==> flow/design.v <==
`timescale 1ns / 1ps
module cordic_stage (clk, reset, X_i, Y_i, Z_i, X_O, Y_O, Z_O);
  input clk;
  input reset;
  input  signed [15:0] X_i;
  input  signed [15:0] Y_i;
  input  signed [15:0] Z_i;
  output signed [15:0] X_O;
  output signed [15:0] Y_O;
  output signed [15:0] Z_O;
wire signed [15:0] as_O_asx_w_st1, as_O_asy_w_st1, as_O_asz_w_st1; 
wire signed [15:0] X_w_st1_st2, Y_w_st1_st2, Z_w_st1_st2;
wire signed [15:0] mux_z_st1_out;
wire dff_st1_out, xor_st1;
xor xor_gate(xor_st1, Z_i[15], Z_i[14]);
mux_2to1 mux_st1(.in0(Z_i), .in1({{2{Z_i[14]}}, {Z_i[13:0]}}), .sel(xor_st1), .out(mux_z_st1_out));
dff dff_st1(.in(xor_st1), .out(dff_st1_out), .clk(clk), .reset(reset));
add_sub asx_st1(.as_in1(X_i), .as_in2(Y_i), .as_control(~(mux_z_st1_out[15])), .as_out(as_O_asx_w_st1));
reg16b  reg16bxout_st1(.reg_in(as_O_asx_w_st1), .reg_out(X_w_st1_st2), .clk(clk), .reset(reset));
add_sub asy_st1(.as_in1(Y_i), .as_in2(X_i), .as_control(mux_z_st1_out[15]), .as_out(as_O_asy_w_st1));
reg16b  reg16byout_st1(.reg_in(as_O_asy_w_st1), .reg_out(Y_w_st1_st2), .clk(clk), .reset(reset));
add_sub asz_st1(.as_in1(mux_z_st1_out), .as_in2(16'h2000), .as_control(~(mux_z_st1_out[15])), .as_out(as_O_asz_w_st1));
reg16b  reg16bzout_st1(.reg_in(as_O_asz_w_st1), .reg_out(Z_w_st1_st2), .clk(clk), .reset(reset));
wire signed [15:0] as_O_asx_w_st2, as_O_asy_w_st2, as_O_asz_w_st2, X_w_st2_st3, Y_w_st2_st3, Z_w_st2_st3;
wire dff_st2_out;
dff dff_st2(.in(dff_st1_out), .out(dff_st2_out), .clk(clk), .reset(reset));
add_sub asx_st2(.as_in1(X_w_st1_st2), .as_in2(Y_w_st1_st2 >>> 1), .as_control(~(Z_w_st1_st2[15])), .as_out(as_O_asx_w_st2));
reg16b  reg16bxout_st2(.reg_in(as_O_asx_w_st2), .reg_out(X_w_st2_st3), .clk(clk), .reset(reset));
add_sub asy_st2(.as_in1(Y_w_st1_st2), .as_in2(X_w_st1_st2 >>> 1), .as_control(Z_w_st1_st2[15]), .as_out(as_O_asy_w_st2));
reg16b  reg16byout_st2(.reg_in(as_O_asy_w_st2), .reg_out(Y_w_st2_st3), .clk(clk), .reset(reset));
add_sub asz_st2(.as_in1(Z_w_st1_st2), .as_in2(16'h12E4), .as_control(~(Z_w_st1_st2[15])), .as_out(as_O_asz_w_st2));
reg16b  reg16bzout_st2(.reg_in(as_O_asz_w_st2), .reg_out(Z_w_st2_st3), .clk(clk), .reset(reset));
wire signed [15:0] as_O_asx_w_st3, as_O_asy_w_st3, as_O_asz_w_st3, X_w_st3_st4, Y_w_st3_st4, Z_w_st3_st4;
wire dff_st3_out;
dff dff_st3(.in(dff_st2_out), .out(dff_st3_out), .clk(clk), .reset(reset));
add_sub asx_st3(.as_in1(X_w_st2_st3), .as_in2(Y_w_st2_st3 >>> 2), .as_control(~(Z_w_st2_st3[15])), .as_out(as_O_asx_w_st3));
reg16b  reg16bxout_st3(.reg_in(as_O_asx_w_st3), .reg_out(X_w_st3_st4), .clk(clk), .reset(reset));
add_sub asy_st3(.as_in1(Y_w_st2_st3), .as_in2(X_w_st2_st3 >>> 2), .as_control(Z_w_st2_st3[15]), .as_out(as_O_asy_w_st3));
reg16b  reg16byout_st3(.reg_in(as_O_asy_w_st3), .reg_out(Y_w_st3_st4), .clk(clk), .reset(reset));
add_sub asz_st3(.as_in1(Z_w_st2_st3), .as_in2(16'h09FB), .as_control(~(Z_w_st2_st3[15])), .as_out(as_O_asz_w_st3));
reg16b  reg16bzout_st3(.reg_in(as_O_asz_w_st3), .reg_out(Z_w_st3_st4), .clk(clk), .reset(reset));
wire signed [15:0] as_O_asx_w_st4, as_O_asy_w_st4, as_O_asz_w_st4, X_w_st4_st5, Y_w_st4_st5, Z_w_st4_st5;
wire dff_st4_out;
dff dff_st4(.in(dff_st3_out), .out(dff_st4_out), .clk(clk), .reset(reset));
add_sub asx_st4(.as_in1(X_w_st3_st4), .as_in2(Y_w_st3_st4 >>> 3), .as_control(~(Z_w_st3_st4[15])), .as_out(as_O_asx_w_st4));
reg16b  reg16bxout_st4(.reg_in(as_O_asx_w_st4), .reg_out(X_w_st4_st5), .clk(clk), .reset(reset));
add_sub asy_st4(.as_in1(Y_w_st3_st4), .as_in2(X_w_st3_st4 >>> 3), .as_control(Z_w_st3_st4[15]), .as_out(as_O_asy_w_st4));
reg16b  reg16byout_st4(.reg_in(as_O_asy_w_st4), .reg_out(Y_w_st4_st5), .clk(clk), .reset(reset));
add_sub asz_st4(.as_in1(Z_w_st3_st4), .as_in2(16'h0511), .as_control(~(Z_w_st3_st4[15])), .as_out(as_O_asz_w_st4));
reg16b  reg16bzout_st4(.reg_in(as_O_asz_w_st4), .reg_out(Z_w_st4_st5), .clk(clk), .reset(reset));
wire signed [15:0] as_O_asx_w_st5, as_O_asy_w_st5, as_O_asz_w_st5, X_w_st5_st6, Y_w_st5_st6, Z_w_st5_st6;
wire dff_st5_out;
dff dff_st5(.in(dff_st4_out), .out(dff_st5_out), .clk(clk), .reset(reset));
add_sub asx_st5(.as_in1(X_w_st4_st5), .as_in2(Y_w_st4_st5 >>> 4), .as_control(~(Z_w_st4_st5[15])), .as_out(as_O_asx_w_st5));
reg16b  reg16bxout_st5(.reg_in(as_O_asx_w_st5), .reg_out(X_w_st5_st6), .clk(clk), .reset(reset));
add_sub asy_st5(.as_in1(Y_w_st4_st5), .as_in2(X_w_st4_st5 >>> 4), .as_control(Z_w_st4_st5[15]), .as_out(as_O_asy_w_st5));
reg16b  reg16byout_st5(.reg_in(as_O_asy_w_st5), .reg_out(Y_w_st5_st6), .clk(clk), .reset(reset));
add_sub asz_st5(.as_in1(Z_w_st4_st5), .as_in2(16'h028B), .as_control(~(Z_w_st4_st5[15])), .as_out(as_O_asz_w_st5));
reg16b  reg16bzout_st5(.reg_in(as_O_asz_w_st5), .reg_out(Z_w_st5_st6), .clk(clk), .reset(reset));
wire signed [15:0] as_O_asx_w_st6, as_O_asy_w_st6, as_O_asz_w_st6, X_w_st6_st7, Y_w_st6_st7, Z_w_st6_st7;
wire dff_st6_out;
dff dff_st6(.in(dff_st5_out), .out(dff_st6_out), .clk(clk), .reset(reset));
add_sub asx_st6(.as_in1(X_w_st5_st6), .as_in2(Y_w_st5_st6 >>> 5), .as_control(~(Z_w_st5_st6[15])), .as_out(as_O_asx_w_st6));
reg16b  reg16bxout_st6(.reg_in(as_O_asx_w_st6), .reg_out(X_w_st6_st7), .clk(clk), .reset(reset));
add_sub asy_st6(.as_in1(Y_w_st5_st6), .as_in2(X_w_st5_st6 >>> 5), .as_control(Z_w_st5_st6[15]), .as_out(as_O_asy_w_st6));
reg16b  reg16byout_st6(.reg_in(as_O_asy_w_st6), .reg_out(Y_w_st6_st7), .clk(clk), .reset(reset));
add_sub asz_st6(.as_in1(Z_w_st5_st6), .as_in2(16'h0146), .as_control(~(Z_w_st5_st6[15])), .as_out(as_O_asz_w_st6));
reg16b  reg16bzout_st6(.reg_in(as_O_asz_w_st6), .reg_out(Z_w_st6_st7), .clk(clk), .reset(reset));
wire signed [15:0] as_O_asx_w_st7, as_O_asy_w_st7, as_O_asz_w_st7, X_w_st7_st8, Y_w_st7_st8, Z_w_st7_st8;
wire dff_st7_out;
dff dff_st7(.in(dff_st6_out), .out(dff_st7_out), .clk(clk), .reset(reset));
add_sub asx_st7(.as_in1(X_w_st6_st7), .as_in2(Y_w_st6_st7 >>> 6), .as_control(~(Z_w_st6_st7[15])), .as_out(as_O_asx_w_st7));
reg16b  reg16bxout_st7(.reg_in(as_O_asx_w_st7), .reg_out(X_w_st7_st8), .clk(clk), .reset(reset));
add_sub asy_st7(.as_in1(Y_w_st6_st7), .as_in2(X_w_st6_st7 >>> 6), .as_control(Z_w_st6_st7[15]), .as_out(as_O_asy_w_st7));
reg16b  reg16byout_st7(.reg_in(as_O_asy_w_st7), .reg_out(Y_w_st7_st8), .clk(clk), .reset(reset));
add_sub asz_st7(.as_in1(Z_w_st6_st7), .as_in2(16'h00A3), .as_control(~(Z_w_st6_st7[15])), .as_out(as_O_asz_w_st7));
reg16b  reg16bzout_st7(.reg_in(as_O_asz_w_st7), .reg_out(Z_w_st7_st8), .clk(clk), .reset(reset));
wire signed [15:0] as_O_asx_w_st8, as_O_asy_w_st8, as_O_asz_w_st8, X_w_st8_st9, Y_w_st8_st9, Z_w_st8_st9;
wire dff_st8_out;
dff dff_st8(.in(dff_st7_out), .out(dff_st8_out), .clk(clk), .reset(reset));
add_sub asx_st8(.as_in1(X_w_st7_st8), .as_in2(Y_w_st7_st8 >>> 7), .as_control(~(Z_w_st7_st8[15])), .as_out(as_O_asx_w_st8));
reg16b  reg16bxout_st8(.reg_in(as_O_asx_w_st8), .reg_out(X_w_st8_st9), .clk(clk), .reset(reset));
add_sub asy_st8(.as_in1(Y_w_st7_st8), .as_in2(X_w_st7_st8 >>> 7), .as_control(Z_w_st7_st8[15]), .as_out(as_O_asy_w_st8));
reg16b  reg16byout_st8(.reg_in(as_O_asy_w_st8), .reg_out(Y_w_st8_st9), .clk(clk), .reset(reset));
add_sub asz_st8(.as_in1(Z_w_st7_st8), .as_in2(16'h0051), .as_control(~(Z_w_st7_st8[15])), .as_out(as_O_asz_w_st8));
reg16b  reg16bzout_st8(.reg_in(as_O_asz_w_st8), .reg_out(Z_w_st8_st9), .clk(clk), .reset(reset));
wire signed [15:0] as_O_asx_w_st9, as_O_asy_w_st9, as_O_asz_w_st9, X_w_st9_st10, Y_w_st9_st10, Z_w_st9_st10;
wire dff_st9_out;
dff dff_st9(.in(dff_st8_out), .out(dff_st9_out), .clk(clk), .reset(reset));
add_sub asx_st9(.as_in1(X_w_st8_st9), .as_in2(Y_w_st8_st9 >>> 8), .as_control(~(Z_w_st8_st9[15])), .as_out(as_O_asx_w_st9));
reg16b  reg16bxout_st9(.reg_in(as_O_asx_w_st9), .reg_out(X_w_st9_st10), .clk(clk), .reset(reset));
add_sub asy_st9(.as_in1(Y_w_st8_st9), .as_in2(X_w_st8_st9 >>> 8), .as_control(Z_w_st8_st9[15]), .as_out(as_O_asy_w_st9));
reg16b  reg16byout_st9(.reg_in(as_O_asy_w_st9), .reg_out(Y_w_st9_st10), .clk(clk), .reset(reset));
add_sub asz_st9(.as_in1(Z_w_st8_st9), .as_in2(16'h0029), .as_control(~(Z_w_st8_st9[15])), .as_out(as_O_asz_w_st9));
reg16b  reg16bzout_st9(.reg_in(as_O_asz_w_st9), .reg_out(Z_w_st9_st10), .clk(clk), .reset(reset));
wire signed [15:0] as_O_asx_w_st10, as_O_asy_w_st10, as_O_asz_w_st10, X_w_st10_st11, Y_w_st10_st11, Z_w_st10_st11;
wire dff_st10_out;
dff dff_st10(.in(dff_st9_out), .out(dff_st10_out), .clk(clk), .reset(reset));
add_sub asx_st10(.as_in1(X_w_st9_st10), .as_in2(Y_w_st9_st10 >>> 9), .as_control(~(Z_w_st9_st10[15])), .as_out(as_O_asx_w_st10));
reg16b  reg16bxout_st10(.reg_in(as_O_asx_w_st10), .reg_out(X_w_st10_st11), .clk(clk), .reset(reset));
add_sub asy_st10(.as_in1(Y_w_st9_st10), .as_in2(X_w_st9_st10 >>> 9), .as_control(Z_w_st9_st10[15]), .as_out(as_O_asy_w_st10));
reg16b  reg16byout_st10(.reg_in(as_O_asy_w_st10), .reg_out(Y_w_st10_st11), .clk(clk), .reset(reset));
add_sub asz_st10(.as_in1(Z_w_st9_st10), .as_in2(16'h0014), .as_control(~(Z_w_st9_st10[15])), .as_out(as_O_asz_w_st10));
reg16b  reg16bzout_st10(.reg_in(as_O_asz_w_st10), .reg_out(Z_w_st10_st11), .clk(clk), .reset(reset));
wire signed [15:0] as_O_asx_w_st11, as_O_asy_w_st11, as_O_asz_w_st11, X_w_st11_st12, Y_w_st11_st12, Z_w_st11_st12;
wire dff_st11_out;
dff dff_st11(.in(dff_st10_out), .out(dff_st11_out), .clk(clk), .reset(reset));
add_sub asx_st11(.as_in1(X_w_st10_st11), .as_in2(Y_w_st10_st11 >>> 10), .as_control(~(Z_w_st10_st11[15])), .as_out(as_O_asx_w_st11));
reg16b  reg16bxout_st11(.reg_in(as_O_asx_w_st11), .reg_out(X_w_st11_st12), .clk(clk), .reset(reset));
add_sub asy_st11(.as_in1(Y_w_st10_st11), .as_in2(X_w_st10_st11 >>> 10), .as_control(Z_w_st10_st11[15]), .as_out(as_O_asy_w_st11));
reg16b  reg16byout_st11(.reg_in(as_O_asy_w_st11), .reg_out(Y_w_st11_st12), .clk(clk), .reset(reset));
add_sub asz_st11(.as_in1(Z_w_st10_st11), .as_in2(16'h000A), .as_control(~(Z_w_st10_st11[15])), .as_out(as_O_asz_w_st11));
reg16b  reg16bzout_st11(.reg_in(as_O_asz_w_st11), .reg_out(Z_w_st11_st12), .clk(clk), .reset(reset));
wire signed [15:0] as_O_asx_w_st12, as_O_asy_w_st12, as_O_asz_w_st12, X_w_st12_st13, Y_w_st12_st13, Z_w_st12_st13;
wire dff_st12_out;
dff dff_st12(.in(dff_st11_out), .out(dff_st12_out), .clk(clk), .reset(reset));
add_sub asx_st12(.as_in1(X_w_st11_st12), .as_in2(Y_w_st11_st12 >>> 11), .as_control(~(Z_w_st11_st12[15])), .as_out(as_O_asx_w_st12));
reg16b  reg16bxout_st12(.reg_in(as_O_asx_w_st12), .reg_out(X_w_st12_st13), .clk(clk), .reset(reset));
add_sub asy_st12(.as_in1(Y_w_st11_st12), .as_in2(X_w_st11_st12 >>> 11), .as_control(Z_w_st11_st12[15]), .as_out(as_O_asy_w_st12));
reg16b  reg16byout_st12(.reg_in(as_O_asy_w_st12), .reg_out(Y_w_st12_st13), .clk(clk), .reset(reset));
add_sub asz_st12(.as_in1(Z_w_st11_st12), .as_in2(16'h0005), .as_control(~(Z_w_st11_st12[15])), .as_out(as_O_asz_w_st12));
reg16b  reg16bzout_st12(.reg_in(as_O_asz_w_st12), .reg_out(Z_w_st12_st13), .clk(clk), .reset(reset));
wire signed [15:0] as_O_asx_w_st13, as_O_asy_w_st13, as_O_asz_w_st13, X_w_st13_st14, Y_w_st13_st14, Z_w_st13_st14;
wire dff_st13_out;
dff dff_st13(.in(dff_st12_out), .out(dff_st13_out), .clk(clk), .reset(reset));
add_sub asx_st13(.as_in1(X_w_st12_st13), .as_in2(Y_w_st12_st13 >>> 12), .as_control(~(Z_w_st12_st13[15])), .as_out(as_O_asx_w_st13));
reg16b  reg16bxout_st13(.reg_in(as_O_asx_w_st13), .reg_out(X_w_st13_st14), .clk(clk), .reset(reset));
add_sub asy_st13(.as_in1(Y_w_st12_st13), .as_in2(X_w_st12_st13 >>> 12), .as_control(Z_w_st12_st13[15]), .as_out(as_O_asy_w_st13));
reg16b  reg16byout_st13(.reg_in(as_O_asy_w_st13), .reg_out(Y_w_st13_st14), .clk(clk), .reset(reset));
add_sub asz_st13(.as_in1(Z_w_st12_st13), .as_in2(16'h0003), .as_control(~(Z_w_st12_st13[15])), .as_out(as_O_asz_w_st13));
reg16b  reg16bzout_st13(.reg_in(as_O_asz_w_st13), .reg_out(Z_w_st13_st14), .clk(clk), .reset(reset));
wire signed [15:0] as_O_asx_w_st14, as_O_asy_w_st14, as_O_asz_w_st14, X_w_st14_st15, Y_w_st14_st15, Z_w_st14_st15;
wire dff_st14_out;
dff dff_st14(.in(dff_st13_out), .out(dff_st14_out), .clk(clk), .reset(reset));
add_sub asx_st14(.as_in1(X_w_st13_st14), .as_in2(Y_w_st13_st14 >>> 13), .as_control(~(Z_w_st13_st14[15])), .as_out(as_O_asx_w_st14));
reg16b  reg16bxout_st14(.reg_in(as_O_asx_w_st14), .reg_out(X_w_st14_st15), .clk(clk), .reset(reset));
add_sub asy_st14(.as_in1(Y_w_st13_st14), .as_in2(X_w_st13_st14 >>> 13), .as_control(Z_w_st13_st14[15]), .as_out(as_O_asy_w_st14));
reg16b  reg16byout_st14(.reg_in(as_O_asy_w_st14), .reg_out(Y_w_st14_st15), .clk(clk), .reset(reset));
add_sub asz_st14(.as_in1(Z_w_st13_st14), .as_in2(16'h0001), .as_control(~(Z_w_st13_st14[15])), .as_out(as_O_asz_w_st14));
reg16b  reg16bzout_st14(.reg_in(as_O_asz_w_st14), .reg_out(Z_w_st14_st15), .clk(clk), .reset(reset));
wire signed [15:0] as_O_asx_w_st15, as_O_asy_w_st15, as_O_asz_w_st15, X_w_st15_st16, Y_w_st15_st16, Z_w_st15_st16;
wire dff_st15_out;
dff dff_st15(.in(dff_st14_out), .out(dff_st15_out), .clk(clk), .reset(reset));
add_sub asx_st15(.as_in1(X_w_st14_st15), .as_in2(Y_w_st14_st15 >>> 14), .as_control(~(Z_w_st14_st15[15])), .as_out(as_O_asx_w_st15));
reg16b  reg16bxout_st15(.reg_in(as_O_asx_w_st15), .reg_out(X_w_st15_st16), .clk(clk), .reset(reset));
add_sub asy_st15(.as_in1(Y_w_st14_st15), .as_in2(X_w_st14_st15 >>> 14), .as_control(Z_w_st14_st15[15]), .as_out(as_O_asy_w_st15));
reg16b  reg16byout_st15(.reg_in(as_O_asy_w_st15), .reg_out(Y_w_st15_st16), .clk(clk), .reset(reset));
add_sub asz_st15(.as_in1(Z_w_st14_st15), .as_in2(16'h0001), .as_control(~(Z_w_st14_st15[15])), .as_out(as_O_asz_w_st15));
reg16b  reg16bzout_st15(.reg_in(as_O_asz_w_st15), .reg_out(Z_w_st15_st16), .clk(clk), .reset(reset));
wire signed [15:0] as_O_asx_w_st16, as_O_asy_w_st16, as_O_asz_w_st16, X_w_st16_st17, Y_w_st16_st17, Z_w_st16_st17;
wire dff_st16_out;
dff dff_st16(.in(dff_st15_out), .out(dff_st16_out), .clk(clk), .reset(reset));
add_sub asx_st16(.as_in1(X_w_st15_st16), .as_in2(Y_w_st15_st16 >>> 15), .as_control(~(Z_w_st15_st16[15])), .as_out(as_O_asx_w_st16));
reg16b  reg16bxout_st16(.reg_in(as_O_asx_w_st16), .reg_out(X_w_st16_st17), .clk(clk), .reset(reset));
add_sub asy_st16(.as_in1(Y_w_st15_st16), .as_in2(X_w_st15_st16 >>> 15), .as_control(Z_w_st15_st16[15]), .as_out(as_O_asy_w_st16));
reg16b  reg16byout_st16(.reg_in(as_O_asy_w_st16), .reg_out(Y_w_st16_st17), .clk(clk), .reset(reset));
add_sub asz_st16(.as_in1(Z_w_st15_st16), .as_in2(16'h0000), .as_control(~(Z_w_st15_st16[15])), .as_out(as_O_asz_w_st16));
reg16b  reg16bzout_st16(.reg_in(as_O_asz_w_st16), .reg_out(Z_O), .clk(clk), .reset(reset));
mux_2to1 mux_x_st17(.in0(X_w_st16_st17), .in1(-X_w_st16_st17), .sel(dff_st16_out), .out(X_O));
mux_2to1 mux_y_st17(.in0(Y_w_st16_st17), .in1(-Y_w_st16_st17), .sel(dff_st16_out), .out(Y_O));
endmodule
module reg16b(reg_in, reg_out, clk, reset);
input clk, reset;
input signed [15:0] reg_in;
output reg signed [15:0] reg_out;
always @(posedge clk)
begin
    if (reset)
      reg_out <= 16'sd0;
    else
      reg_out <= reg_in;     
end
endmodule  
module add_sub(as_in1, as_in2,as_control, as_out);
input signed [15:0] as_in1, as_in2;
input as_control;
output reg signed [15:0] as_out;
always @(*)
begin
  if (as_control)
    as_out = as_in1 - as_in2;
  else
    as_out = as_in1 + as_in2;
end
endmodule
module mux_2to1(in0, in1, sel, out);
input signed [15:0] in0, in1;
input sel;
output reg signed [15:0] out;
always @(*)
begin
    if(sel)
        out = in1;
    else
        out = in0;
end
endmodule
module dff(in, out, clk, reset);
input in, clk, reset;
output reg out;
always @(posedge clk)
    begin
        if(reset)
            out <= 0;
        else
            out <= in;
    end
endmodule
Wiki page: cordic_stage / tool data

== Reports on cordic_stage ==
Each step is given for the RTL above and for the edited RTL.
Lines under "before" count in the file above, lines under "after" in the edited file.
"change": "after" minus "before" as printed here.
Library cell names are shortened.
Not given: --

* Top module: cordic_stage
* Clock input: clk
* Cell library: sky130hd
* Timing corner: tt_025C_1v80

== The edit ==
Unified diff, file above to edited file.
This change comes from a script, not from a designer. The edited design behaves differently; no optimisation was intended.

<pre>
@@ -60,5 +60,8 @@
 wire signed [15:0] as_O_asx_w_st6, as_O_asy_w_st6, as_O_asz_w_st6, X_w_st6_st7, Y_w_st6_st7, Z_w_st6_st7;
 wire dff_st6_out;
-dff dff_st6(.in(dff_st5_out), .out(dff_st6_out), .clk(clk), .reset(reset));
+wire dff_st6_out_m, dff_st6_out_s;
+dff dff_st6(.in(dff_st5_out), .out(dff_st6_out_m), .clk(clk), .reset(reset));
+dff dff_st6_alt (.in(~dff_st5_out), .out(dff_st6_out_s), .clk(clk), .reset(reset));
+assign dff_st6_out = dff_st6_out_m ^ dff_st6_out_s;
 add_sub asx_st6(.as_in1(X_w_st5_st6), .as_in2(Y_w_st5_st6 >>> 5), .as_control(~(Z_w_st5_st6[15])), .as_out(as_O_asx_w_st6));
 reg16b  reg16bxout_st6(.reg_in(as_O_asx_w_st6), .reg_out(X_w_st6_st7), .clk(clk), .reset(reset));
</pre>

== Word level ==
Source: Yosys, flattened and elaborated, memories not mapped. Widths are those after wreduce; folded enables and synchronous resets count as part of the registers. Registers that Yosys merges into a memory's read port (data or address) are not register bits. Print and check cells do not count. Equal cells are merged and count once.

{| class="wikitable"
|+ Cells by class
! element !! before !! after !! change
|-
| $add $sub $neg || 95 || 95 || 0
|-
| $mul || 0 || 0 || 0
|-
| div/mod/pow operators || 0 || 0 || 0
|-
| magnitude comparators || 0 || 0 || 0
|-
| equality and inequality tests || 0 || 0 || 0
|-
| shift operators || 0 || 0 || 0
|-
| multiplexer cells || 50 || 50 || 0
|-
| bitwise logic cells || 1 || 3 || +2
|-
| reduce/logical cells || 0 || 0 || 0
|}

{| class="wikitable"
|+ Operator list
! kind !! before !! after !! change
|-
| bitwise XOR 1 bit || 1 || 2 || +1
|-
| inverter 1 bit || 0 || 1 || +1
|}

Unchanged operator kinds not shown: 62.

{| class="wikitable"
|+ Word-level totals
! element !! before !! after !! change
|-
| flip-flop bits (word level) || 784 || 785 || +1
|-
| latch bits || 0 || 0 || 0
|-
| RAM bits || 0 || 0 || 0
|-
| memory bits (read-only) || 0 || 0 || 0
|-
| word width x clocked read ports || 0 || 0 || 0
|-
| memories || 0 || 0 || 0
|-
| input bits || 50 || 50 || 0
|-
| output and inout port bits || 48 || 48 || 0
|-
| cells after elaboration || 210 || 213 || +3
|}

== Depth ==
Longest topological path by Yosys (ltp), each cell counted once; first at word level (registers and memories cut), then after technology mapping (sequential cells cut; the memories' decode and read muxes count).

{| class="wikitable"
|+ Logic depth
! element !! before !! after !! change
|-
| depth in word-level cells || 4 || 4 || 0
|-
| ABC_AREA || 0 || 0 || --
|-
| mapped depth || 15 || 16 || +1
|-
| mapped depth without buffers || 15 || 16 || +1
|}

== After synthesis ==
Yosys stat after the flow's synthesis: flattened, memories mapped to cells. It holds for the ABC_AREA given above (unset counts as 0); a run with the other value may have another netlist.

{| class="wikitable"
|+ Synthesis totals
! element !! before !! after !! change
|-
| standard cells after synthesis || 6961 || 6889 || -72
|-
| cell area after synthesis (um2) || 57850.5 || 57433.8 || -416.7
|-
| mapped flip-flops || 783 || 784 || +1
|}

{| class="wikitable"
|+ Cells by type
! type !! before !! after !! change
|-
| nor2_1 || 890 || 958 || +68
|-
| a211oi_1 || 96 || 164 || +68
|-
| o21ai_0 || 320 || 372 || +52
|-
| nor3b_1 || 61 || 9 || -52
|-
| nor2b_1 || 240 || 191 || -49
|-
| xor2_1 || 273 || 315 || +42
|-
| or3_1 || 61 || 29 || -32
|-
| o21a_1 || 135 || 105 || -30
|-
| mux2_2 || 60 || 32 || -28
|-
| nor3_1 || 252 || 226 || -26
|-
| xnor2_1 || 332 || 357 || +25
|-
| nand3_1 || 132 || 108 || -24
|-
| a21oi_1 || 512 || 491 || -21
|-
| nand2b_1 || 104 || 86 || -18
|-
| a211o_1 || 13 || 30 || +17
|-
| buf_1 || 23 || 7 || -16
|-
| o211ai_1 || 57 || 42 || -15
|-
| nor4b_1 || 21 || 6 || -15
|}

Unchanged cell types not shown: 13.
The list need not be complete.
The figures by module come from a second, unflattened synthesis with its own total; it is not the netlist above.

{| class="wikitable"
|+ Second synthesis, totals
! element !! before !! after !! change
|-
| cell total of the unflattened synthesis || 8293 || 8297 || +4
|-
| area (unflattened synthesis) (um2) || 71716.3 || 71762.6 || +46.3
|}

Rows give one instance, submodules left out.

{| class="wikitable"
|+ Modules, before
! module !! times used !! cells !! area (um2) !! sequential area (um2)
|-
| add_sub || 48 || 136 || 989.7 || 0.0
|-
| reg16b || 48 || 33 || 464.2 || 320.3
|-
| mux_2to1 || 3 || 18 || 249.0 || 0.0
|-
| cordic_stage || 1 || 95 || 641.9 || 0.0
|-
| dff || 16 || 2 || 33.8 || 20.0
|}

{| class="wikitable"
|+ Modules, after
! module !! times used !! cells !! area (um2) !! sequential area (um2)
|-
| add_sub || 48 || 136 || 989.7 || 0.0
|-
| reg16b || 48 || 33 || 464.2 || 320.3
|-
| mux_2to1 || 3 || 18 || 249.0 || 0.0
|-
| cordic_stage || 1 || 97 || 654.4 || 0.0
|-
| dff || 17 || 2 || 33.8 || 20.0
|}

== Worst setup path after synthesis ==
Source: OpenSTA report_checks on the synthesized netlist (no wires, ideal clock, input and output delay 20% of the period each), path of least setup slack; recovery checks are left aside. Register names are those of the netlist, which keeps one name where synthesis merged equal registers.

{| class="wikitable"
|+ Path after synthesis
! element !! before !! after !! change
|-
| kind || register -> register || register -> register || --
|-
| from || register reg16bxout_st14.reg_out[15] || register reg16bzout_st9.reg_out[15] || --
|-
| to || register reg16byout_st15.reg_out[12] || register reg16byout_st10.reg_out[13] || --
|-
| clock period (ns) || 3.65 || 3.65 || 0.00
|-
| setup time (ns) || 0.123 || 0.121 || -0.002
|-
| time at the first pin (ns) || 0.000 || 0.000 || 0.000
|-
| arrival time (ns) || 3.322 || 3.115 || -0.207
|-
| data required time (ns) || 3.527 || 3.529 || +0.002
|-
| setup slack (ns) || 0.204 || 0.414 || +0.210
|-
| delay of the path (ns) || 3.445 || 3.236 || -0.209
|-
| stages on the path || 12 || 11 || -1
|-
| buffers on the path || 0 || 1 || +1
|-
| period reached after synthesis (ns) || 3.446 || 3.236 || -0.210
|}

"delay of the path" is the arrival time less input delay plus setup time.
"stages on the path" counts driving pins, that of a launching flip-flop among them; a cell with two outputs on the path counts twice.
"period reached after synthesis" = period - worst setup slack (recovery checks aside). The figure is calculated, with input and output delays left at 20% of the set period.
The rows between start and end are the longest chain of elaborated cells between them; the timing report does not say that the signal goes this way. Where chains are equally long, one stands for them.
A line is the first line of the expression or statement that the cell stems from. Yosys adds cells for indexed reads and writes and turns some case tables into memories.

Between the ends, after synthesis, before:
* Cell sequence: dfxtp_1 -> inv_1 -> ha_1 -> mux2i_1 -> ha_1 -> a21oi_1 -> o21bai_1 -> a2111oi_1 -> nor3_1 -> a2111oi_2 -> a21oi_1 -> mux2_1
* Cells in the longest elaborated chain: 2

{| class="wikitable"
|+ Ends and longest elaborated chain, after synthesis, before
! element !! line !! source
|-
| start: declaration || 165 || <nowiki>output reg signed [15:0] reg_out;</nowiki>
|-
| start: assignment || 169 || <nowiki>reg_out <= 16'sd0;</nowiki>
|-
| start: assignment || 171 || <nowiki>reg_out <= reg_in;</nowiki>
|-
| adder 16 x 2 -> 16 bit || 183 || <nowiki>as_out = as_in1 + as_in2;</nowiki>
|-
| two-way mux 16 bit || 180 || <nowiki>if (as_control)</nowiki>
|-
| end: assignment || 169 ||
|-
| end: assignment || 171 ||
|-
| end: declaration || 165 ||
|}

Between the ends, after synthesis, after:
* Cell sequence: dfxtp_1 -> clkbuf_1 -> clkinv_1 -> nor2_1 -> a21oi_1 -> ha_1 -> and3_1 -> a2111oi_0 -> o21bai_1 -> a31oi_1 -> mux2_2
* Cells in the longest elaborated chain: 1

{| class="wikitable"
|+ Ends and longest elaborated chain, after synthesis, after
! element !! line !! source
|-
| start: declaration || 168 || <nowiki>output reg signed [15:0] reg_out;</nowiki>
|-
| start: assignment || 172 || <nowiki>reg_out <= 16'sd0;</nowiki>
|-
| start: assignment || 174 || <nowiki>reg_out <= reg_in;</nowiki>
|-
| two-way mux 16 bit || 183 || <nowiki>if (as_control)</nowiki>
|-
| end: assignment || 172 ||
|-
| end: assignment || 174 ||
|-
| end: declaration || 168 ||
|}

== Path in the finished layout ==
From the final timing report of the runs of pair 1: the path of least setup slack in the routed layout; clock arrival at registers is part of the times.

{| class="wikitable"
|+ Path after layout
! element !! before !! after !! change
|-
| kind || register -> output || register -> output || --
|-
| from || register reg16byout_st16.reg_out[0] || register reg16byout_st16.reg_out[8] || --
|-
| to || output port Y_O[8] || output port Y_O[15] || --
|-
| clock period (ns) || 3.52 || 3.52 || 0.00
|-
| time at the first pin (ns) || 0.68 || 0.73 || +0.05
|-
| arrival time (ns) || 2.67 || 2.70 || +0.03
|-
| data required time (ns) || 2.82 || 2.82 || 0.00
|-
| setup slack (ns) || 0.15 || 0.12 || -0.03
|-
| stages on the path || 9 || 6 || -3
|-
| buffers on the path || 1 || 1 || 0
|}

The rows between start and end are the longest chain of elaborated cells between them; the timing report does not say that the signal goes this way. Where chains are equally long, one stands for them.

Between the ends, after layout, before:
* Cell sequence: dfxtp_1 -> inv_1 -> ha_1 -> nand2_1 -> or3_1 -> or2_2 -> o21ai_0 -> xnor2_1 -> dlygate4sd2_1
* Cells in the longest elaborated chain: 2

{| class="wikitable"
|+ Ends and longest elaborated chain, after layout, before
! element !! line !! source
|-
| start: declaration || 165 || <nowiki>output reg signed [15:0] reg_out;</nowiki>
|-
| start: assignment || 169 || <nowiki>reg_out <= 16'sd0;</nowiki>
|-
| start: assignment || 171 || <nowiki>reg_out <= reg_in;</nowiki>
|-
| negation 16 bit || 160 || <nowiki>mux_2to1 mux_y_st17(.in0(Y_w_st16_st17), .in1(-Y_w_st16_st17), .sel(dff_st16_out), .out(Y_O));</nowiki>
|-
| two-way mux 16 bit || 192 || <nowiki>if(sel)</nowiki>
|-
| end: declaration || 9 || <nowiki>output signed [15:0] Y_O;</nowiki>
|}

Between the ends, after layout, after:
* Cell sequence: dfxtp_1 -> or4_1 -> or2_2 -> o31ai_2 -> xnor2_1 -> clkdlybuf4s15_1
* Cells in the longest elaborated chain: 2

{| class="wikitable"
|+ Ends and longest elaborated chain, after layout, after
! element !! line !! source
|-
| start: declaration || 168 || <nowiki>output reg signed [15:0] reg_out;</nowiki>
|-
| start: assignment || 172 || <nowiki>reg_out <= 16'sd0;</nowiki>
|-
| start: assignment || 174 || <nowiki>reg_out <= reg_in;</nowiki>
|-
| negation 16 bit || 163 || <nowiki>mux_2to1 mux_y_st17(.in0(Y_w_st16_st17), .in1(-Y_w_st16_st17), .sel(dff_st16_out), .out(Y_O));</nowiki>
|-
| two-way mux 16 bit || 195 || <nowiki>if(sel)</nowiki>
|-
| end: declaration || 9 || <nowiki>output signed [15:0] Y_O;</nowiki>
|}

== Flow runs ==
Both versions went through the flow (Yosys, OpenROAD) with the same settings in each pair. Constraints: input delay and output delay 20% of the set period each, output load 0.01 pF.

Flow settings, pair 1:
* period_ns: 3.52
* CAP_MARGIN: 20
* CORE_MARGIN: 2
* CORE_UTILIZATION: 40
* SLEW_MARGIN: 20

{| class="wikitable"
|+ Measured results, pair 1
! element !! before !! after !! change
|-
| synthesized cell area (um2) || 57850.5 || 57433.8 || -416.7
|-
| full die area (um2) || 147683.0 || 146632.0 || -1051.0
|-
| final design utilization (%) || 45.4 || 45.4 || 0.0
|-
| setup slack of the critical path (ns) || 0.149 || 0.120 || -0.029
|-
| total negative setup slack (ns) || 0.000 || 0.000 || 0.000
|-
| worst hold slack (ns) || 0.359 || 0.402 || +0.043
|}

Flow settings, pair 2:
* CORE_ASPECT_RATIO: 1.14
* CORE_MARGIN: 9
* CORE_UTILIZATION: 29
* CTS_CLUSTER_DIAMETER: 314
* MIN_ROUTING_LAYER: met1
* PLACE_DENSITY_LB_ADDON: 0.09
* SLEW_MARGIN: 30
* period_ns: 5.1
* CAP_MARGIN: 20

{| class="wikitable"
|+ Measured results, pair 2
! element !! before !! after !! change
|-
| synthesized cell area (um2) || 57850.5 || 57433.8 || -416.7
|-
| full die area (um2) || 215921.0 || 214426.0 || -1495.0
|-
| final design utilization (%) || 33.1 || 33.2 || +0.1
|-
| setup slack of the critical path (ns) || 0.659 || 0.897 || +0.238
|-
| total negative setup slack (ns) || 0.000 || 0.000 || 0.000
|-
| worst hold slack (ns) || 0.430 || 0.410 || -0.020
|}
